==> flow/design.v <==
module pc(
  input wire rst,
  input wire clk,
  input wire[31:0] din,
  input wire data_hazard,
  input wire control_hazard,
  output reg[31:0] pc
);
always @(posedge clk or posedge rst) begin
  if(rst) begin
      pc<=0;
  end
  else if(control_hazard) pc<=din;
  else if(data_hazard) pc<=pc;
  else pc <= din;
end
endmodule
module npc(
  input wire[1:0] op,
  input wire br,
  input wire[31:0] offset,
  input wire[31:0] rs_imm,
  input wire[31:0] pc,
  output wire[31:0] pc4,
  output reg[31:0] npc
);
assign pc4 = pc+4;
always @(*) begin
  if(op == 2'b01) npc = rs_imm;
  else if(op == 2'b10 && br == 1) npc = pc+offset-8;
  else if(op == 2'b10 && br == 0) npc = pc+4;
  else if(op == 2'b11) npc = pc+offset-8;
  else npc = pc+4;
end
endmodule
module IF_ID(
  input wire clk,
  input wire rst,
  input wire[31:0] IF_inst,
  input wire[31:0] IF_pc4,
  input wire data_hazard,
  input wire control_hazard,   
  output reg[31:0] ID_inst,
  output reg[31:0] ID_pc4
);
always @(posedge clk or posedge rst) begin
  if(rst) ID_inst<=0;
  else if(control_hazard) ID_inst<=0;
  else if(data_hazard) ID_inst<=ID_inst;
  else ID_inst<=IF_inst;
end
always @(posedge clk or posedge rst) begin
  if(rst) ID_pc4<=0;
  else if(control_hazard) ID_pc4<=0;
  else if(data_hazard) ID_pc4<=ID_pc4;
  else ID_pc4<=IF_pc4;
end
endmodule
module control #(
    localparam OP_R    = 7'b0110011,
    localparam OP_I    = 7'b0010011,
    localparam OP_LOAD = 7'b0000011,
    localparam OP_S    = 7'b0100011,
    localparam OP_B    = 7'b1100011,
    localparam OP_LUI  = 7'b0110111,
    localparam OP_JAL  = 7'b1101111,
    localparam OP_JALR = 7'b1100111
)
(
  input wire[31:0] inst,
  output reg[1:0] npc_op,
  output reg rf_we,
  output reg[1:0] rf_wsel,
  output reg[2:0] sext_op,
  output reg alub_sel,
  output reg dram_we,
  output reg[3:0] alu_op,
  output reg[1:0] rf_re
);
wire[6:0] opcode = inst[6:0];
wire[2:0] funct3 = inst[14:12];
wire[6:0] funct7 = inst[31:25];
always @(*) begin
  case(opcode)
    OP_R, OP_I, OP_LOAD, OP_LUI, OP_S: npc_op = 2'b00;
    OP_JALR:                           npc_op = 2'b01;
    OP_B:                              npc_op = 2'b10;
    OP_JAL:                            npc_op = 2'b11;
    default:                           npc_op = 2'b00;
  endcase
end
always @(*) begin
  if(opcode == OP_B || opcode == OP_S) rf_we = 0;
  else rf_we  = 1;
end
always @(*) begin
  case(opcode)
    OP_R, OP_I: rf_wsel = 2'b00;
    OP_LOAD: rf_wsel = 2'b01;
    OP_JALR, OP_JAL: rf_wsel = 2'b10;
    OP_LUI: rf_wsel = 2'b11;
    default: rf_wsel = 2'b00;
  endcase
end
always @(*) begin
  case(opcode)
    OP_I:
      case(funct3)
        3'b001, 3'b101: sext_op = 3'b010; 
        default: sext_op = 3'b001;
      endcase
    OP_LOAD, OP_JALR: sext_op = 3'b001;
    OP_LUI: sext_op = 3'b101;
    OP_JAL: sext_op = 3'b110;
    OP_B: sext_op = 3'b100;
    OP_S: sext_op = 3'b011;
    OP_R: sext_op = 3'b000;
    default: sext_op = 3'b000;
  endcase
end
always @ (*) begin
    case (opcode)
        OP_I, OP_LOAD, OP_S, OP_JALR:
            alub_sel = 1;  
        default:
            alub_sel = 0;  
    endcase
end
always @(*) begin
  if(opcode == OP_S) dram_we = 1;
  else dram_we = 0;
end
always @ (*) begin
    case (opcode)
        OP_R: begin
            case (funct3)
                3'b000 : alu_op = funct7[5] ? 4'b0001 : 4'b0000;
                3'b111 : alu_op = 4'b0010;
                3'b110 : alu_op = 4'b0011 ;
                3'b100 : alu_op = 4'b0100;
                3'b001 : alu_op = 4'b0101;
                3'b101 : alu_op = funct7[5] ? 4'b0111 : 4'b0110;
                default: alu_op = 4'b0010;
            endcase
        end
        OP_I: begin
            case (funct3)
                3'b000 : alu_op = 4'b0000;
                3'b111 : alu_op = 4'b0010;
                3'b110 : alu_op = 4'b0011 ;
                3'b100 : alu_op = 4'b0100;
                3'b001 : alu_op = 4'b0101;
                3'b101 : alu_op = funct7[5] ? 4'b0111 : 4'b0110;
                default: alu_op = 4'b0010;
            endcase
        end
        OP_LOAD, OP_S, OP_JALR:
            alu_op = 4'b0000;
        OP_B:begin
            case(funct3)
              3'b000 : alu_op = 4'b1000;
              3'b001 : alu_op = 4'b1001;
              3'b100 : alu_op = 4'b1010;
              3'b101 : alu_op = 4'b1011;
              default: alu_op = 4'b1000;
            endcase
        end
        default:
            alu_op = 4'b0010;
    endcase
end
always @(*) begin
  case(opcode)
    OP_I, OP_LOAD, OP_JALR:
      rf_re = 2'b01;
    OP_LUI, OP_JAL:
      rf_re = 2'b00;
    default: 
      rf_re = 2'b11;
  endcase
end
endmodule
module sext(
  input wire[31:0] din,
  input wire[2:0] op,
  output reg[31:0] ext
);
wire sign=din[31];
always @(*) begin
  if(op == 3'b000) ext=0;
  else if(op == 3'b001) ext={{20{sign}},{din[31:20]}};
  else if(op == 3'b010) ext={{27{1'b0}},{din[24:20]}};
  else if(op == 3'b011) ext={{20{sign}},{din[31:25]},{din[11:7]}};
  else if(op == 3'b100) ext={{19{sign}},{din[31]},{din[7]},{din[30:25]},{din[11:8]},{1'b0}};
  else if(op == 3'b101) ext={{din[31:12]},{12{1'b0}}};
  else if(op == 3'b110) ext={{11{sign}},{din[31]},{din[19:12]},{din[20]},{din[30:21]},{1'b0}};
  else ext = 0;
end
endmodule
module RF(
  input wire clk,
  input wire[4:0] rR1,
  input wire[4:0] rR2,
  input wire[4:0] wR,
  input wire we,
  input wire[1:0] rf_wsel,
  input wire[31:0] pc4,  
  input wire[31:0] ext,  
  input wire[31:0] alu_c,  
  input wire[31:0] rd,   
  output wire[31:0] rD1,
  output wire[31:0] rD2,
  output reg[31:0] wD   
);
reg[31:0] rf[31:0];
assign rD1 = (rR1 == 5'b0)? 32'b0 : rf[rR1];
assign rD2 = (rR2 == 5'b0)? 32'b0 : rf[rR2];
always @(*) begin
  case(rf_wsel)
    2'b00 : wD = alu_c;
    2'b01 : wD = rd;
    2'b10 : wD = pc4;
    2'b11 : wD = ext;
    default: wD = pc4;
  endcase
end
always @(posedge clk) begin
    if(we && (wR != 5'b0)) rf[wR] <= wD;
end
endmodule
module ID_EX(
  input wire clk,
  input wire rst,
  input wire[1:0] ID_npc_op,
  input wire ID_ram_we,
  input wire[3:0] ID_alu_op,
  input wire ID_alub_sel,
  input wire ID_rf_we,
  input wire[1:0] ID_rf_wsel,
  input wire[4:0] ID_wR,
  input wire[31:0] ID_pc4,
  input wire[31:0] ID_rD1,
  input wire[31:0] ID_rD2,
  input wire[31:0] ID_ext,
  output reg[1:0] EX_npc_op,
  output reg EX_ram_we,
  output reg[3:0] EX_alu_op,
  output reg EX_alub_sel,
  output reg EX_rf_we,
  output reg[1:0] EX_rf_wsel,
  output reg[4:0] EX_wR,
  output reg[31:0] EX_pc4,
  output reg[31:0] EX_rD1,
  output reg[31:0] EX_rD2,
  output reg[31:0] EX_ext,
  input wire control_hazard, 
  input wire data_hazard
);
always @(posedge clk or posedge rst) begin
  if(rst) EX_npc_op<=0;
  else if(control_hazard | data_hazard) EX_npc_op<=0;
  else EX_npc_op <= ID_npc_op;
end
always @(posedge clk or posedge rst) begin
  if(rst) EX_ram_we<=0;
  else if(control_hazard | data_hazard) EX_ram_we<=0;
  else EX_ram_we <= ID_ram_we;
end
always @(posedge clk or posedge rst) begin
  if(rst) EX_alu_op<=0;
  else if(control_hazard | data_hazard) EX_alu_op<=0;
  else EX_alu_op <= ID_alu_op;
end
always @(posedge clk or posedge rst) begin
  if(rst) EX_alub_sel<=0;
  else if(control_hazard | data_hazard) EX_alub_sel<=0;
  else EX_alub_sel <= ID_alub_sel;
end
always @(posedge clk or posedge rst) begin
  if(rst) EX_rf_we<=0;
  else if(control_hazard | data_hazard) EX_rf_we<=0;
  else EX_rf_we <= ID_rf_we;
end
always @(posedge clk or posedge rst) begin
  if(rst) EX_rf_wsel<=0;
  else if(control_hazard | data_hazard) EX_rf_wsel<=0;
  else EX_rf_wsel <= ID_rf_wsel;
end
always @(posedge clk or posedge rst) begin
  if(rst) EX_wR<=0;
  else if(control_hazard | data_hazard) EX_wR<=0;
  else EX_wR <= ID_wR;
end
always @(posedge clk or posedge rst) begin
  if(rst) EX_pc4<=0;
  else if(control_hazard | data_hazard) EX_pc4<=0;
  else EX_pc4 <= ID_pc4;
end
always @(posedge clk or posedge rst) begin
  if(rst) EX_rD1<=0;
  else if(control_hazard | data_hazard) EX_rD1<=0;
  else EX_rD1 <= ID_rD1;
end
always @(posedge clk or posedge rst) begin
  if(rst) EX_rD2<=0;
  else if(control_hazard | data_hazard) EX_rD2<=0;
  else EX_rD2 <= ID_rD2;
end
always @(posedge clk or posedge rst) begin
  if(rst) EX_ext<=0;
  else if(control_hazard | data_hazard) EX_ext<=0;
  else EX_ext <= ID_ext;
end
endmodule
module alu(
  input wire[31:0] rs1,
  input wire[31:0] rs2,
  input wire[31:0] imm,
  input wire alub_sel,
  input wire[3:0] alu_op,
  output wire[31:0] alu_c,
  output wire alu_f
);
  wire[31:0] dataA = rs1;
  wire[31:0] dataB = alub_sel ? imm : rs2;
  reg[31:0] result;
    always @(*) begin
        case(alu_op)
            4'b0000 : result = dataA + dataB;
            4'b0001 : result = dataA - dataB;
            4'b0010 : result = dataA & dataB;
            4'b0011  : result = dataA | dataB;
            4'b0100 : result = dataA ^ dataB;
            4'b0101 : result = dataA << dataB[4:0];
            4'b0110 : result = dataA >> dataB[4:0];
            4'b0111 : result = ($signed(dataA)) >>> dataB[4:0];
            default : result = 0;
        endcase
    end
    assign alu_c = result;
    wire[31:0] sub = dataA - dataB;
    wire lt = (dataA[31] ^ dataB[31]) ? dataA[31] : sub[31];
    reg f;
    always @(*) begin
      if(alu_op == 4'b1000 && sub == 0) f = 1;
      else if(alu_op == 4'b1001 && sub != 0) f = 1;
      else if(alu_op == 4'b1010 && lt) f = 1;
      else if(alu_op == 4'b1011 && lt == 0) f = 1;
      else f = 0; 
    end
    assign alu_f = f;
endmodule
module EX_MEM(
  input wire clk,
  input wire rst,
  input wire EX_ram_we,
  input wire EX_rf_we,
  input wire[1:0] EX_rf_wsel,
  input wire[4:0] EX_wR,
  input wire[31:0] EX_pc4,
  input wire[31:0] EX_alu_c,
  input wire[31:0] EX_rD2,
  input wire[31:0] EX_ext,
  output reg MEM_ram_we,
  output reg MEM_rf_we,
  output reg[1:0] MEM_rf_wsel,
  output reg[4:0] MEM_wR,
  output reg[31:0] MEM_pc4,
  output reg[31:0] MEM_alu_c,
  output reg[31:0] MEM_rD2,
  output reg[31:0] MEM_ext
);
always @(posedge clk or posedge rst) begin
  if(rst) MEM_ram_we <= 0;
  else MEM_ram_we <= EX_ram_we;
end
always @(posedge clk or posedge rst) begin
  if(rst) MEM_rf_we <= 0;
  else MEM_rf_we <= EX_rf_we;
end
always @(posedge clk or posedge rst) begin
  if(rst) MEM_rf_wsel <= 0;
  else MEM_rf_wsel <= EX_rf_wsel;
end
always @(posedge clk or posedge rst) begin
  if(rst) MEM_wR <= 0;
  else MEM_wR <= EX_wR;
end
always @(posedge clk or posedge rst) begin
  if(rst) MEM_pc4 <= 0;
  else MEM_pc4 <= EX_pc4;
end
always @(posedge clk or posedge rst) begin
  if(rst) MEM_alu_c <= 0;
  else MEM_alu_c <= EX_alu_c;
end
always @(posedge clk or posedge rst) begin
  if(rst) MEM_rD2 <= 0;
  else MEM_rD2 <= EX_rD2;
end
always @(posedge clk or posedge rst) begin
  if(rst) MEM_ext <= 0;
  else MEM_ext <= EX_ext;
end
endmodule
module MEM_WB(
  input wire clk,
  input wire rst,
  input wire MEM_rf_we,
  input wire[1:0] MEM_rf_wsel,
  input wire[4:0] MEM_wR,
  input wire[31:0] MEM_pc4,
  input wire[31:0] MEM_alu_c,
  input wire[31:0] MEM_rd,
  input wire[31:0] MEM_ext,
  output reg WB_rf_we,
  output reg[1:0] WB_rf_wsel,
  output reg[4:0] WB_wR,
  output reg[31:0] WB_pc4,
  output reg[31:0] WB_alu_c,
  output reg[31:0] WB_rd,
  output reg[31:0] WB_ext
);
always @(posedge clk or posedge rst) begin
  if(rst) WB_rf_we <= 0;
  else WB_rf_we <= MEM_rf_we;
end
always @(posedge clk or posedge rst) begin
  if(rst) WB_rf_wsel <= 0;
  else WB_rf_wsel <= MEM_rf_wsel;
end
always @(posedge clk or posedge rst) begin
  if(rst) WB_wR <= 0;
  else WB_wR <= MEM_wR;
end
always @(posedge clk or posedge rst) begin
  if(rst) WB_pc4 <= 0;
  else WB_pc4 <= MEM_pc4;
end
always @(posedge clk or posedge rst) begin
  if(rst) WB_alu_c <= 0;
  else WB_alu_c <= MEM_alu_c;
end
always @(posedge clk or posedge rst) begin
  if(rst) WB_rd <= 0;
  else WB_rd <= MEM_rd;
end
always @(posedge clk or posedge rst) begin
  if(rst) WB_ext <= 0;
  else WB_ext <= MEM_ext;
end
endmodule
module data_hazard_detection(
  input wire[4:0] ID_rR1,
  input wire[4:0] ID_rR2,
  input wire[1:0] ID_rf_re,  
  input wire[31:0] ID_rD1,
  input wire[31:0] ID_rD2,
  input wire[4:0] EX_wR,
  input wire EX_rf_we,
  input wire[1:0] EX_rf_wsel,
  input wire[31:0] EX_pc4,
  input wire[31:0] EX_ext,
  input wire[31:0] EX_alu_c,
  input wire[4:0] MEM_wR,
  input wire MEM_rf_we,
  input wire[1:0] MEM_rf_wsel,
  input wire[31:0] MEM_pc4,
  input wire[31:0] MEM_ext,
  input wire[31:0] MEM_alu_c,
  input wire[31:0] MEM_rd,
  input wire[4:0] WB_wR,
  input wire WB_rf_we,
  input wire[1:0] WB_rf_wsel,
  input wire[31:0] WB_pc4,
  input wire[31:0] WB_ext,
  input wire[31:0] WB_alu_c,
  input wire[31:0] WB_rd,
  output reg[31:0] new_rD1,
  output reg[31:0] new_rD2,
  output wire data_hazard    
);
wire rR1_a = (ID_rR1 == EX_wR) & EX_rf_we &  ID_rf_re[0] & (ID_rR1 != 5'b0);
wire rR2_a = (ID_rR2 == EX_wR) & EX_rf_we &  ID_rf_re[1] & (ID_rR2 != 5'b0);
wire rR1_b = (ID_rR1 == MEM_wR) & MEM_rf_we &  ID_rf_re[0] & (ID_rR1 != 5'b0);
wire rR2_b = (ID_rR2 == MEM_wR) & MEM_rf_we &  ID_rf_re[1] & (ID_rR2 != 5'b0);
wire rR1_c = (ID_rR1 == WB_wR) & WB_rf_we &  ID_rf_re[0] & (ID_rR1 != 5'b0);
wire rR2_c = (ID_rR2 == WB_wR) & WB_rf_we &  ID_rf_re[1] & (ID_rR2 != 5'b0);
assign data_hazard = (rR1_a && EX_rf_wsel == 2'b01) || (rR2_a && EX_rf_wsel == 2'b01);
always @(*) begin
  if(rR1_a) begin
    case(EX_rf_wsel)
      2'b10: new_rD1=EX_pc4;
      2'b11: new_rD1=EX_ext;
      2'b00: new_rD1=EX_alu_c;
      default: new_rD1=EX_alu_c;
    endcase
  end
  else if(rR1_b) begin
    case(MEM_rf_wsel)
    2'b10: new_rD1=MEM_pc4;
    2'b11: new_rD1=MEM_ext;
    2'b00: new_rD1=MEM_alu_c;
    2'b01: new_rD1=MEM_rd;
    default: new_rD1=MEM_alu_c;
    endcase
  end
  else if(rR1_c) begin
    case(WB_rf_wsel)
    2'b10: new_rD1=WB_pc4;
    2'b11: new_rD1=WB_ext;
    2'b00: new_rD1=WB_alu_c;
    2'b01: new_rD1=WB_rd;
    default: new_rD1=WB_alu_c;
    endcase
  end
  else new_rD1=ID_rD1;
end
always @(*) begin
  if(rR2_a) begin
    case(EX_rf_wsel)
      2'b10: new_rD2=EX_pc4;
      2'b11: new_rD2=EX_ext;
      2'b00: new_rD2=EX_alu_c;
      default: new_rD2=EX_alu_c;
    endcase
  end
  else if(rR2_b) begin
    case(MEM_rf_wsel)
    2'b10: new_rD2=MEM_pc4;
    2'b11: new_rD2=MEM_ext;
    2'b00: new_rD2=MEM_alu_c;
    2'b01: new_rD2=MEM_rd;
    default: new_rD2=MEM_alu_c;
    endcase
  end
  else if(rR2_c) begin
    case(WB_rf_wsel)
    2'b10: new_rD2=WB_pc4;
    2'b11: new_rD2=WB_ext;
    2'b00: new_rD2=WB_alu_c;
    2'b01: new_rD2=WB_rd;
    default: new_rD2=WB_alu_c;
    endcase
  end
  else new_rD2=ID_rD2;
end
endmodule
module control_hazard_detection(
  input wire[1:0] EX_npc_op,
  input wire alu_f,
  output reg control_hazard
);
always @(*) begin
  if(EX_npc_op == 2'b01 || EX_npc_op == 2'b11) control_hazard = 1'b1;
  else if(EX_npc_op == 2'b10 && alu_f == 1) control_hazard = 1'b1;
  else control_hazard = 1'b0;
end
endmodule
`timescale 1ns / 1ps
module myCPU (
    input  wire         cpu_rst,
    input  wire         cpu_clk,
    output wire [13:0]  inst_addr,
    input  wire [31:0]  inst,
    output wire [31:0]  Bus_addr,
    input  wire [31:0]  Bus_rdata,
    output wire         Bus_wen,
    output wire [31:0]  Bus_wdata
);
wire[31:0] pc;
wire[31:0] npc;
wire[31:0] pc4;
wire[31:0] ID_inst;
wire[31:0] ID_pc4;
wire[1:0] npc_op;
wire rf_we;
wire[1:0] rf_wsel;
wire[2:0] sext_op;
wire alub_sel;
wire dram_we;
wire[3:0] alu_op;
wire[1:0] rf_re;
wire[31:0] ext;
wire[31:0] rD1;
wire[31:0] rD2;
wire[31:0] wD;
wire[1:0] EX_npc_op;
wire EX_ram_we;
wire[3:0] EX_alu_op;
wire EX_alub_sel;
wire EX_rf_we;
wire[1:0] EX_rf_wsel;
wire[4:0] EX_wR;
wire[31:0] EX_pc4;
wire[31:0] EX_rD1;
wire[31:0] EX_rD2;
wire[31:0] EX_ext;
wire[31:0] alu_c;
wire alu_f;
wire MEM_ram_we;
wire MEM_rf_we;
wire[1:0] MEM_rf_wsel;
wire[4:0] MEM_wR;
wire[31:0] MEM_pc4;
wire[31:0] MEM_alu_c;
wire[31:0] MEM_rD2;
wire[31:0] MEM_ext;
wire[31:0] rd;
wire WB_rf_we;
wire[1:0] WB_rf_wsel;
wire[4:0] WB_wR;
wire[31:0] WB_pc4;
wire[31:0] WB_alu_c;
wire[31:0] WB_rd;
wire[31:0] WB_ext;
wire[31:0] new_rD1;
wire[31:0] new_rD2;
wire data_hazard;
wire control_hazard;
pc PC(
  .rst(cpu_rst),
  .clk(cpu_clk),
  .din(npc),
  .data_hazard(data_hazard),
  .control_hazard(control_hazard),
  .pc(pc)
);
npc NPC(
  .op(EX_npc_op),
  .br(alu_f),
  .offset(EX_ext),
  .rs_imm(alu_c),
  .pc(pc),
  .pc4(pc4),
  .npc(npc)
);
assign inst_addr = pc[15:2];
IF_ID U_IF_ID(
  .clk(cpu_clk),
  .rst(cpu_rst),
  .IF_inst(inst),
  .IF_pc4(pc4),
  .data_hazard(data_hazard),
  .control_hazard(control_hazard),   
  .ID_inst(ID_inst),
  .ID_pc4(ID_pc4)
);
control CU(
  .inst(ID_inst),
  .npc_op(npc_op),
  .rf_we(rf_we),
  .rf_wsel(rf_wsel),
  .sext_op(sext_op),
  .alub_sel(alub_sel),
  .dram_we(dram_we),
  .alu_op(alu_op),
  .rf_re(rf_re)
);
sext SEXT(
  .din(ID_inst),
  .op(sext_op),
  .ext(ext)
);
RF U_RF(
  .clk(cpu_clk),
  .rR1(ID_inst[19:15]),
  .rR2(ID_inst[24:20]),
  .wR(WB_wR),
  .we(WB_rf_we),
  .rf_wsel(WB_rf_wsel),
  .pc4(WB_pc4),  
  .ext(WB_ext),  
  .alu_c(WB_alu_c),  
  .rd(WB_rd),   
  .rD1(rD1),
  .rD2(rD2),
  .wD(wD)  
);
ID_EX U_ID_EX(
  .clk(cpu_clk),
  .rst(cpu_rst),
  .ID_npc_op(npc_op),
  .ID_ram_we(dram_we),
  .ID_alu_op(alu_op),
  .ID_alub_sel(alub_sel),
  .ID_rf_we(rf_we),
  .ID_rf_wsel(rf_wsel),
  .ID_wR(ID_inst[11:7]),
  .ID_pc4(ID_pc4),
  .ID_rD1(new_rD1),
  .ID_rD2(new_rD2),
  .ID_ext(ext),
  .EX_npc_op(EX_npc_op),
  .EX_ram_we(EX_ram_we),
  .EX_alu_op(EX_alu_op),
  .EX_alub_sel(EX_alub_sel),
  .EX_rf_we(EX_rf_we),
  .EX_rf_wsel(EX_rf_wsel),
  .EX_wR(EX_wR),
  .EX_pc4(EX_pc4),
  .EX_rD1(EX_rD1),
  .EX_rD2(EX_rD2),
  .EX_ext(EX_ext),
  .control_hazard(control_hazard), 
  .data_hazard(data_hazard)
);
alu ALU(
  .rs1(EX_rD1),
  .rs2(EX_rD2),
  .imm(EX_ext),
  .alub_sel(EX_alub_sel),
  .alu_op(EX_alu_op),
  .alu_c(alu_c),
  .alu_f(alu_f)
);
EX_MEM U_EX_MEM(
  .clk(cpu_clk),
  .rst(cpu_rst),
  .EX_ram_we(EX_ram_we),
  .EX_rf_we(EX_rf_we),
  .EX_rf_wsel(EX_rf_wsel),
  .EX_wR(EX_wR),
  .EX_pc4(EX_pc4),
  .EX_alu_c(alu_c),
  .EX_rD2(EX_rD2),
  .EX_ext(EX_ext),
  .MEM_ram_we(MEM_ram_we),
  .MEM_rf_we(MEM_rf_we),
  .MEM_rf_wsel(MEM_rf_wsel),
  .MEM_wR(MEM_wR),
  .MEM_pc4(MEM_pc4),
  .MEM_alu_c(MEM_alu_c),
  .MEM_rD2(MEM_rD2),
  .MEM_ext(MEM_ext)
);
assign Bus_addr = MEM_alu_c;   
assign rd = Bus_rdata;     
assign Bus_wen = MEM_ram_we;  
assign Bus_wdata = MEM_rD2;    
MEM_WB U_MEM_WB(
  .clk(cpu_clk),
  .rst(cpu_rst),
  .MEM_rf_we(MEM_rf_we),
  .MEM_rf_wsel(MEM_rf_wsel),
  .MEM_wR(MEM_wR),
  .MEM_pc4(MEM_pc4),
  .MEM_alu_c(MEM_alu_c),
  .MEM_rd(rd),
  .MEM_ext(MEM_ext),
  .WB_rf_we(WB_rf_we),
  .WB_rf_wsel(WB_rf_wsel),
  .WB_wR(WB_wR),
  .WB_pc4(WB_pc4),
  .WB_alu_c(WB_alu_c),
  .WB_rd(WB_rd),
  .WB_ext(WB_ext)
);
data_hazard_detection U_datahazard_detection(
  .ID_rR1(ID_inst[19:15]),
  .ID_rR2(ID_inst[24:20]),
  .ID_rf_re(rf_re),  
  .ID_rD1(rD1),
  .ID_rD2(rD2),
  .EX_wR(EX_wR),
  .EX_rf_we(EX_rf_we),
  .EX_rf_wsel(EX_rf_wsel),
  .EX_pc4(EX_pc4),
  .EX_ext(EX_ext),
  .EX_alu_c(alu_c),
  .MEM_wR(MEM_wR),
  .MEM_rf_we(MEM_rf_we),
  .MEM_rf_wsel(MEM_rf_wsel),
  .MEM_pc4(MEM_pc4),
  .MEM_ext(MEM_ext),
  .MEM_alu_c(MEM_alu_c),
  .MEM_rd(rd),
  .WB_wR(WB_wR),
  .WB_rf_we(WB_rf_we),
  .WB_rf_wsel(WB_rf_wsel),
  .WB_pc4(WB_pc4),
  .WB_ext(WB_ext),
  .WB_alu_c(WB_alu_c),
  .WB_rd(WB_rd),
  .new_rD1(new_rD1),
  .new_rD2(new_rD2),
  .data_hazard(data_hazard)
);
control_hazard_detection U_control_hazard_detection(
  .EX_npc_op(EX_npc_op),
  .alu_f(alu_f),
  .control_hazard(control_hazard)
);
endmodule
Subject: tool reports on myCPU

Hi,

=== From RTL to reports: myCPU ===
Tool output for the design above before and after an edit, in the order of the flow.
Lines under "unedited" count in the file above, lines under "edited" in the edited file.
"difference" is "edited" less "unedited", of the values as shown; "rel. change" is that difference over "unedited", in percent.
Cell names lack the library's common part.
Not given: --

* Top: myCPU
* Clock: cpu_clk
* Library: sky130hd
* Corner: tt_025C_1v80

=== Diff ===
The edit as a unified diff against the file above.
A script made this edit. It changes what the design does and was not meant as an optimisation.

<pre>
@@ -562,5 +562,5 @@
     input  wire         cpu_rst,
     input  wire         cpu_clk,
-    output wire [13:0]  inst_addr,
+    output wire [13:0]  inst_addr_ext,
     input  wire [31:0]  inst,
     output wire [31:0]  Bus_addr,
@@ -569,4 +569,8 @@
     output wire [31:0]  Bus_wdata
 );
+wire [13:0] inst_addr;
+reg [13:0] inst_addr_dly;
+always @(posedge cpu_clk) inst_addr_dly <= inst_addr;
+assign inst_addr_ext = inst_addr_dly;
 wire[31:0] pc;
 wire[31:0] npc;
</pre>

=== After elaboration ===
Counts by Yosys on the flattened word-level netlist (proc, flatten, opt, wreduce; memories kept). Register bits leave out memories and registers merged into their read ports (data or address). Print and check cells are left out.
Memory sizes are those after Yosys's memory passes, which may raise the word count (mostly to a power of two), join words into wider ones and drop unused or constant bits.

{| class="wikitable"
|+ Bit counts
! item !! unedited !! edited !! difference !! rel. change (%)
|-
| output and inout bits || 79 || 79 || 0 || 0.00
|-
| bits in writable memories || 1024 || 1024 || 0 || 0.00
|-
| bits in registers || 513 || 527 || +14 || +2.73
|-
| memory cells || 1 || 1 || 0 || 0.00
|-
| input bits || 66 || 66 || 0 || 0.00
|}

{| class="wikitable"
|+ Memories
! item !! unedited !! edited
|-
| shape (words x width / read and write ports) || U_RF.rf 32x32 r2 w1 || U_RF.rf 32x32 r2 w1
|}

{| class="wikitable"
|+ Cells by class
! item !! unedited !! edited !! difference !! rel. change (%)
|-
| shift operators || 3 || 3 || 0 || 0.00
|-
| muxes and demuxes || 65 || 65 || 0 || 0.00
|-
| add/subtract/negate cells || 5 || 5 || 0 || 0.00
|-
| bitwise logic cells || 25 || 25 || 0 || 0.00
|-
| equality and inequality tests || 48 || 48 || 0 || 0.00
|-
| reduce/logical cells || 31 || 31 || 0 || 0.00
|}

Unchanged operator kinds not shown: 54.

=== Longest topological paths ===
Longest topological path by Yosys (ltp), each cell counted once; first at word level (registers and memories cut), then after technology mapping (sequential cells cut; the memories' decode and read muxes count).

{| class="wikitable"
|+ Depth
! item !! unedited !! edited !! difference !! rel. change (%)
|-
| depth in word-level cells || 16 || 16 || 0 || 0.00
|-
| ABC_AREA || 0 || 0 || -- || --
|-
| mapped depth || 32 || 31 || -1 || -3.12
|}

=== Mapped cells and area ===
Yosys stat after the flow's synthesis: flattened, memories mapped to cells. It holds for the ABC_AREA given above (unset counts as 0); a run with the other value may have another netlist.

{| class="wikitable"
|+ Synthesis totals
! item !! unedited !! edited !! difference !! rel. change (%)
|-
| mapped cells || 5579 || 5611 || +32 || +0.57
|-
| mapped area (µm²) || 79835.3 || 80370.8 || +535.5 || +0.67
|-
| flip-flop cells || 1546 || 1560 || +14 || +0.91
|}

{| class="wikitable"
|+ Cells by type
! cell type !! unedited !! edited !! difference !! rel. change (%)
|-
| nor2_1 || 394 || 441 || +47 || +11.93
|-
| o21ai_0 || 192 || 154 || -38 || -19.79
|-
| clkbuf_1 || 313 || 277 || -36 || -11.50
|-
| a31oi_1 || 18 || 42 || +24 || +133.33
|-
| nand2_1 || 341 || 320 || -21 || -6.16
|-
| o211ai_1 || 42 || 63 || +21 || +50.00
|-
| a21o_1 || 55 || 39 || -16 || -29.09
|-
| buf_2 || 4 || 20 || +16 || +400.00
|-
| mux2_2 || 61 || 46 || -15 || -24.59
|-
| nor2b_1 || 18 || 33 || +15 || +83.33
|-
| dfxtp_1 || 0 || 14 || +14 || --
|-
| a211o_1 || 5 || 16 || +11 || +220.00
|-
| o311ai_0 || 1 || 12 || +11 || +1100.00
|-
| or3_1 || 25 || 15 || -10 || -40.00
|-
| o31ai_1 || 23 || 13 || -10 || -43.48
|-
| xor2_1 || 35 || 44 || +9 || +25.71
|-
| buf_4 || 14 || 5 || -9 || -64.29
|-
| nand3_1 || 70 || 62 || -8 || -11.43
|}

Unchanged cell types not shown: 16.
The list need not be complete.
By module: a second synthesis without flattening, with its own total; a netlist apart from the flattened one above.

{| class="wikitable"
|+ Second synthesis, totals
! item !! unedited !! edited !! difference !! rel. change (%)
|-
| cells (unflattened synthesis) || 5962 || 5976 || +14 || +0.23
|-
| area total of the unflattened synthesis (µm²) || 83567.6 || 83847.9 || +280.3 || +0.34
|}

Rows give one instance, submodules left out.

{| class="wikitable"
|+ Modules, unedited
! module !! cells !! times used !! area (µm²)
|-
| RF || 2441 || 1 || 48484.0
|-
| alu || 1445 || 1 || 9381.5
|-
| ID_EX || 321 || 1 || 5242.5
|-
| data_hazard_detection || 499 || 1 || 4933.5
|-
| npc || 558 || 1 || 3631.0
|-
| EX_MEM || 138 || 1 || 3432.0
|-
| MEM_WB || 137 || 1 || 3407.0
|-
| IF_ID || 207 || 1 || 2621.3
|-
| pc || 70 || 1 || 1362.6
|-
| sext || 82 || 1 || 675.6
|-
| control || 63 || 1 || 389.1
|-
| control_hazard_detection || 1 || 1 || 7.5
|-
| myCPU || 0 || 1 || 0.0
|}

{| class="wikitable"
|+ Modules, edited
! module !! cells !! times used !! area (µm²)
|-
| RF || 2441 || 1 || 48484.0
|-
| alu || 1445 || 1 || 9381.5
|-
| ID_EX || 321 || 1 || 5242.5
|-
| data_hazard_detection || 499 || 1 || 4933.5
|-
| npc || 558 || 1 || 3631.0
|-
| EX_MEM || 138 || 1 || 3432.0
|-
| MEM_WB || 137 || 1 || 3407.0
|-
| IF_ID || 207 || 1 || 2621.3
|-
| pc || 70 || 1 || 1362.6
|-
| sext || 82 || 1 || 675.6
|-
| control || 63 || 1 || 389.1
|-
| myCPU || 14 || 1 || 280.3
|-
| control_hazard_detection || 1 || 1 || 7.5
|}

=== Path before layout ===
OpenSTA on the mapped netlist: ideal clock, no wires. The path of least setup slack (recovery checks aside). Input and output delay are each 20% of the period. Register names are those of the netlist, which keeps one name where synthesis merged equal registers.

{| class="wikitable"
|+ Timing path post-synthesis
! item !! unedited !! edited !! difference !! rel. change (%)
|-
| path kind || register -> register || register -> register || -- || --
|-
| from || register U_ID_EX.EX_alub_sel || register U_ID_EX.EX_alub_sel || -- || --
|-
| to || register U_ID_EX.EX_ext[19] || register PC.pc[15] || -- || --
|-
| period (ns) || 8.5 || 8.5 || 0.0 || 0.00
|-
| delay of the path (ns) || 7.769 || 7.749 || -0.020 || -0.26
|-
| data required time (ns) || 8.427 || 8.368 || -0.059 || -0.70
|-
| driving pins on the path || 32 || 32 || 0 || 0.00
|-
| path buffers || 5 || 9 || +4 || +80.00
|-
| setup slack (ns) || 0.731 || 0.752 || +0.021 || --
|-
| launch time at the first pin (ns) || 0.000 || 0.000 || 0.000 || --
|-
| arrival time (ns) || 7.696 || 7.617 || -0.079 || -1.03
|-
| synthesis period reached (ns) || 7.769 || 7.748 || -0.021 || -0.27
|}

"delay of the path" = arrival - input delay + setup time.
"driving pins on the path": output pins that drive a net of the path, with the launching flip-flop's if there is one; two outputs of one cell count as two.
"synthesis period reached" = period - worst setup slack (recovery checks aside). The figure is calculated, with input and output delays left at 20% of the set period.
Between the ends stands the longest chain of elaborated cells between them, by number of cells; it is not shown to be the way that was timed. Of several equally long chains one is given.
A line is the first line of the expression or statement that the cell stems from. Yosys adds cells for indexed reads and writes and turns some case tables into memories.
At most two assigning lines are given for a register; there are more.

Between the ends, post-synthesis, unedited:
* Cells stage by stage: dfrtp_1 clkbuf_1 mux2i_1 clkbuf_1 clkbuf_1 buf_1 ha_1 or2_0 a221oi_2 o211a_1 nor4_2 o21ai_1 a22oi_1 nor2_1 nor2_1 nor2_1 nor2_1 fa_1 inv_1 nor4_1 o31ai_1 nor3_1 nand4_1 nor4b_1 nand4b_1 or4_1 or3_1 a311o_1 a2111o_1 o21bai_4 buf_6 a21oi_2
* Cells in the longest elaborated chain: 14
* Elaborated cells on any way between the ends: 20

{| class="wikitable"
|+ Ends and longest elaborated chain, post-synthesis, unedited
! item !! RTL line !! text
|-
| start: declaration || 248 || <nowiki>output reg EX_alub_sel,</nowiki>
|-
| start: assignment || 275 || <nowiki>if(rst) EX_alub_sel<=0;</nowiki>
|-
| start: assignment || 277 || <nowiki>else EX_alub_sel <= ID_alub_sel;</nowiki>
|-
| 2-to-1 mux 32 bit || 325 || <nowiki>wire[31:0] dataB = alub_sel ? imm : rs2;</nowiki>
|-
| subtractor 32 bit || 341 || <nowiki>wire[31:0] sub = dataA - dataB;</nowiki>
|-
| 2-to-1 mux 1 bit || 342 || <nowiki>wire lt = (dataA[31] ^ dataB[31]) ? dataA[31] : sub[31];</nowiki>
|-
| inverter 1 bit || 348 || <nowiki>else if(alu_op == 4'b1011 && lt == 0) f = 1;</nowiki>
|-
| logical AND 1 bit || 348 ||
|-
| 2-to-1 mux 1 bit || 348 ||
|-
| 2-to-1 mux 1 bit || 347 || <nowiki>else if(alu_op == 4'b1010 && lt) f = 1;</nowiki>
|-
| 2-to-1 mux 1 bit || 346 || <nowiki>else if(alu_op == 4'b1001 && sub != 0) f = 1;</nowiki>
|-
| 2-to-1 mux 1 bit || 345 || <nowiki>if(alu_op == 4'b1000 && sub == 0) f = 1;</nowiki>
|-
| logical AND 1 bit || 556 || <nowiki>else if(EX_npc_op == 2'b10 && alu_f == 1) control_hazard = 1'b1;</nowiki>
|-
| 2-to-1 mux 1 bit || 556 ||
|-
| 2-to-1 mux 1 bit || 555 || <nowiki>if(EX_npc_op == 2'b01 || EX_npc_op == 2'b11) control_hazard = 1'b1;</nowiki>
|-
| bitwise OR 1 bit || 311 || <nowiki>else if(control_hazard | data_hazard) EX_ext<=0;</nowiki>
|-
| 2-to-1 mux 32 bit || 311 ||
|-
| end: assignment || 311 ||
|-
| end: assignment || 312 || <nowiki>else EX_ext <= ID_ext;</nowiki>
|-
| end: declaration || 255 || <nowiki>output reg[31:0] EX_ext,</nowiki>
|}

Between the ends, post-synthesis, edited:
* Cells stage by stage: dfrtp_1 clkbuf_1 mux2i_1 clkbuf_1 clkbuf_1 clkbuf_1 ha_1 buf_6 nor2b_1 a211o_1 a2111oi_4 buf_4 o21a_1 o21ai_1 a22o_1 o21bai_1 a21oi_1 fa_1 nand2_1 nor4b_1 o211ai_1 nor4_1 o2111ai_1 or4b_4 or4_1 buf_2 or3_1 buf_2 and3_4 buf_6 nor2_4 a31oi_1
* Cells in the longest elaborated chain: 16
* Elaborated cells on any way between the ends: 34

{| class="wikitable"
|+ Ends and longest elaborated chain, post-synthesis, edited
! item !! RTL line !! text
|-
| start: declaration || 248 || <nowiki>output reg EX_alub_sel,</nowiki>
|-
| start: assignment || 275 || <nowiki>if(rst) EX_alub_sel<=0;</nowiki>
|-
| start: assignment || 277 || <nowiki>else EX_alub_sel <= ID_alub_sel;</nowiki>
|-
| 2-to-1 mux 32 bit || 325 || <nowiki>wire[31:0] dataB = alub_sel ? imm : rs2;</nowiki>
|-
| subtractor 32 bit || 341 || <nowiki>wire[31:0] sub = dataA - dataB;</nowiki>
|-
| 2-to-1 mux 1 bit || 342 || <nowiki>wire lt = (dataA[31] ^ dataB[31]) ? dataA[31] : sub[31];</nowiki>
|-
| inverter 1 bit || 348 || <nowiki>else if(alu_op == 4'b1011 && lt == 0) f = 1;</nowiki>
|-
| logical AND 1 bit || 348 ||
|-
| 2-to-1 mux 1 bit || 348 ||
|-
| 2-to-1 mux 1 bit || 347 || <nowiki>else if(alu_op == 4'b1010 && lt) f = 1;</nowiki>
|-
| [... 2 more ...] || -- ||
|-
| inverter 1 bit || 31 || <nowiki>else if(op == 2'b10 && br == 0) npc = pc+4;</nowiki>
|-
| logical AND 1 bit || 31 ||
|-
| 2-to-1 mux 32 bit || 31 ||
|-
| 2-to-1 mux 32 bit || 30 || <nowiki>else if(op == 2'b10 && br == 1) npc = pc+offset-8;</nowiki>
|-
| 2-to-1 mux 32 bit || 29 || <nowiki>if(op == 2'b01) npc = rs_imm;</nowiki>
|-
| 2-to-1 mux 32 bit || 14 || <nowiki>else if(data_hazard) pc<=pc;</nowiki>
|-
| 2-to-1 mux 32 bit || 13 || <nowiki>else if(control_hazard) pc<=din;</nowiki>
|-
| end: assignment || 13 ||
|-
| end: assignment || 14 ||
|-
| end: declaration || 7 || <nowiki>output reg[31:0] pc</nowiki>
|}

=== Timing after layout ===
From the final timing report of the runs of set A: the path of least setup slack in the routed layout; clock arrival at registers is part of the times.

{| class="wikitable"
|+ Timing path after layout
! item !! unedited !! edited !! difference !! rel. change (%)
|-
| path kind || register -> register || register -> register || -- || --
|-
| from || register U_ID_EX.EX_alub_sel || register U_ID_EX.EX_alub_sel || -- || --
|-
| to || register U_ID_EX.EX_rf_wsel[0] || register U_ID_EX.EX_npc_op || -- || --
|-
| path buffers || 1 || 2 || +1 || +100.00
|-
| period (ns) || 8.31 || 8.31 || 0.00 || 0.00
|-
| driving pins on the path || 28 || 24 || -4 || -14.29
|-
| launch time at the first pin (ns) || 0.80 || 0.82 || +0.02 || +2.50
|-
| arrival time (ns) || 8.75 || 8.68 || -0.07 || -0.80
|-
| data required time (ns) || 8.97 || 9.04 || +0.07 || +0.78
|-
| setup slack (ns) || 0.22 || 0.36 || +0.14 || --
|}

Where an end lacks its bit number, it is one bit of the signal, or one of the new flip-flops if synthesis recoded a state register.
Between the ends stands the longest chain of elaborated cells between them, by number of cells; it is not shown to be the way that was timed. Of several equally long chains one is given.
At most two assigning lines are given for a register; there are more.

Between the ends, after layout, unedited:
* Cells stage by stage: dfrtp_2 mux2i_1 ha_1 or4_1 nor3_1 o211a_1 nor4_2 o21ai_1 a22oi_1 nor2_1 nor2_1 nor2_1 nor2_1 fa_1 inv_1 nor4_1 o31ai_1 nor3_1 nand4_1 nor4b_1 nand4b_1 or4_1 or3_1 a311o_2 buf_4 nor2_4 nand2_1 a2111oi_0
* Cells in the longest elaborated chain: 14
* Elaborated cells on any way between the ends: 20

{| class="wikitable"
|+ Ends and longest elaborated chain, after layout, unedited
! item !! RTL line !! text
|-
| start: declaration || 248 || <nowiki>output reg EX_alub_sel,</nowiki>
|-
| start: assignment || 275 || <nowiki>if(rst) EX_alub_sel<=0;</nowiki>
|-
| start: assignment || 277 || <nowiki>else EX_alub_sel <= ID_alub_sel;</nowiki>
|-
| 2-to-1 mux 32 bit || 325 || <nowiki>wire[31:0] dataB = alub_sel ? imm : rs2;</nowiki>
|-
| subtractor 32 bit || 341 || <nowiki>wire[31:0] sub = dataA - dataB;</nowiki>
|-
| 2-to-1 mux 1 bit || 342 || <nowiki>wire lt = (dataA[31] ^ dataB[31]) ? dataA[31] : sub[31];</nowiki>
|-
| inverter 1 bit || 348 || <nowiki>else if(alu_op == 4'b1011 && lt == 0) f = 1;</nowiki>
|-
| logical AND 1 bit || 348 ||
|-
| 2-to-1 mux 1 bit || 348 ||
|-
| 2-to-1 mux 1 bit || 347 || <nowiki>else if(alu_op == 4'b1010 && lt) f = 1;</nowiki>
|-
| 2-to-1 mux 1 bit || 346 || <nowiki>else if(alu_op == 4'b1001 && sub != 0) f = 1;</nowiki>
|-
| 2-to-1 mux 1 bit || 345 || <nowiki>if(alu_op == 4'b1000 && sub == 0) f = 1;</nowiki>
|-
| logical AND 1 bit || 556 || <nowiki>else if(EX_npc_op == 2'b10 && alu_f == 1) control_hazard = 1'b1;</nowiki>
|-
| 2-to-1 mux 1 bit || 556 ||
|-
| 2-to-1 mux 1 bit || 555 || <nowiki>if(EX_npc_op == 2'b01 || EX_npc_op == 2'b11) control_hazard = 1'b1;</nowiki>
|-
| bitwise OR 1 bit || 286 || <nowiki>else if(control_hazard | data_hazard) EX_rf_wsel<=0;</nowiki>
|-
| 2-to-1 mux 2 bit || 286 ||
|-
| end: assignment || 286 ||
|-
| end: assignment || 287 || <nowiki>else EX_rf_wsel <= ID_rf_wsel;</nowiki>
|-
| end: declaration || 250 || <nowiki>output reg[1:0] EX_rf_wsel,</nowiki>
|}

Between the ends, after layout, edited:
* Cells stage by stage: dfrtp_2 buf_4 mux2i_1 ha_2 inv_1 o211ai_1 nand2_1 o21ai_1 a22o_1 o21bai_1 a21oi_1 fa_1 nand2_1 nor4b_1 o211ai_1 nor4_1 o2111ai_1 or4b_4 nor4_4 a221oi_2 nor2_2 nand3_4 buf_4 nor3_1
* Cells in the longest elaborated chain: 14
* Elaborated cells on any way between the ends: 20

{| class="wikitable"
|+ Ends and longest elaborated chain, after layout, edited
! item !! RTL line !! text
|-
| start: declaration || 248 || <nowiki>output reg EX_alub_sel,</nowiki>
|-
| start: assignment || 275 || <nowiki>if(rst) EX_alub_sel<=0;</nowiki>
|-
| start: assignment || 277 || <nowiki>else EX_alub_sel <= ID_alub_sel;</nowiki>
|-
| 2-to-1 mux 32 bit || 325 || <nowiki>wire[31:0] dataB = alub_sel ? imm : rs2;</nowiki>
|-
| subtractor 32 bit || 341 || <nowiki>wire[31:0] sub = dataA - dataB;</nowiki>
|-
| 2-to-1 mux 1 bit || 342 || <nowiki>wire lt = (dataA[31] ^ dataB[31]) ? dataA[31] : sub[31];</nowiki>
|-
| inverter 1 bit || 348 || <nowiki>else if(alu_op == 4'b1011 && lt == 0) f = 1;</nowiki>
|-
| logical AND 1 bit || 348 ||
|-
| 2-to-1 mux 1 bit || 348 ||
|-
| 2-to-1 mux 1 bit || 347 || <nowiki>else if(alu_op == 4'b1010 && lt) f = 1;</nowiki>
|-
| 2-to-1 mux 1 bit || 346 || <nowiki>else if(alu_op == 4'b1001 && sub != 0) f = 1;</nowiki>
|-
| 2-to-1 mux 1 bit || 345 || <nowiki>if(alu_op == 4'b1000 && sub == 0) f = 1;</nowiki>
|-
| logical AND 1 bit || 556 || <nowiki>else if(EX_npc_op == 2'b10 && alu_f == 1) control_hazard = 1'b1;</nowiki>
|-
| 2-to-1 mux 1 bit || 556 ||
|-
| 2-to-1 mux 1 bit || 555 || <nowiki>if(EX_npc_op == 2'b01 || EX_npc_op == 2'b11) control_hazard = 1'b1;</nowiki>
|-
| bitwise OR 1 bit || 261 || <nowiki>else if(control_hazard | data_hazard) EX_npc_op<=0;</nowiki>
|-
| 2-to-1 mux 2 bit || 261 ||
|-
| end: assignment || 261 ||
|-
| end: assignment || 262 || <nowiki>else EX_npc_op <= ID_npc_op;</nowiki>
|-
| end: declaration || 245 || <nowiki>output reg[1:0] EX_npc_op,</nowiki>
|}

=== Measured runs ===
Both versions went through the flow (Yosys, OpenROAD) with the same settings in each pair. Constraints: input delay and output delay 20% of the set period each, output load 0.01 pF.

Flow settings, set A:
* period_ns: 8.31
* CAP_MARGIN: 20
* CORE_MARGIN: 2
* CORE_UTILIZATION: 40
* SLEW_MARGIN: 20

{| class="wikitable"
|+ Results, set A
! item !! unedited !! edited !! difference !! rel. change (%)
|-
| standard-cell area of the final layout (µm²) || 90604.4 || 91356.4 || +752.0 || +0.83
|-
| worst setup slack after layout (ns) || 0.218 || 0.360 || +0.142 || --
|-
| achieved period (ns) || 8.092 || 7.950 || -0.142 || -1.75
|-
| total power of the final layout (µW) || 26144 || 26756 || +612 || +2.34
|-
| post-layout utilization (%) || 45.8 || 45.8 || 0.0 || --
|-
| chip area after synthesis (Yosys) (µm²) || 79835.3 || 80370.8 || +535.5 || +0.67
|-
| die area (µm²) || 203180.0 || 204530.0 || +1350.0 || +0.66
|}

Flow settings, set B:
* CELL_PAD_IN_SITES_DETAIL_PLACEMENT: 2
* CELL_PAD_IN_SITES_GLOBAL_PLACEMENT: 3
* CORE_ASPECT_RATIO: 0.91
* CORE_MARGIN: 7
* CORE_UTILIZATION: 30
* CTS_CLUSTER_DIAMETER: 73
* GPL_ROUTABILITY_DRIVEN: 1
* PLACE_DENSITY_LB_ADDON: 0.11
* SETUP_SLACK_MARGIN: 1.08
* period_ns: 4.62
* CAP_MARGIN: 20
* SLEW_MARGIN: 20

{| class="wikitable"
|+ Results, set B
! item !! unedited !! edited !! difference !! rel. change (%)
|-
| standard-cell area of the final layout (µm²) || 101253.0 || 102267.0 || +1014.0 || +1.00
|-
| worst setup slack after layout (ns) || -2.524 || -2.199 || +0.325 || --
|-
| achieved period (ns) || 7.144 || 6.819 || -0.325 || -4.55
|-
| total power of the final layout (µW) || 54024 || 54664 || +640 || +1.18
|-
| post-layout utilization (%) || 38.3 || 38.3 || 0.0 || --
|-
| chip area after synthesis (Yosys) (µm²) || 79835.3 || 80370.8 || +535.5 || +0.67
|-
| die area (µm²) || 280774.0 || 282606.0 || +1832.0 || +0.65
|}

"achieved period" is the run's clock period less its worst setup slack. It is reckoned from that one timing run; input and output delays stay at 20% of the period that was set.
"total power of the final layout" is the tool's figure for a default switching activity; nothing was simulated.

Regards
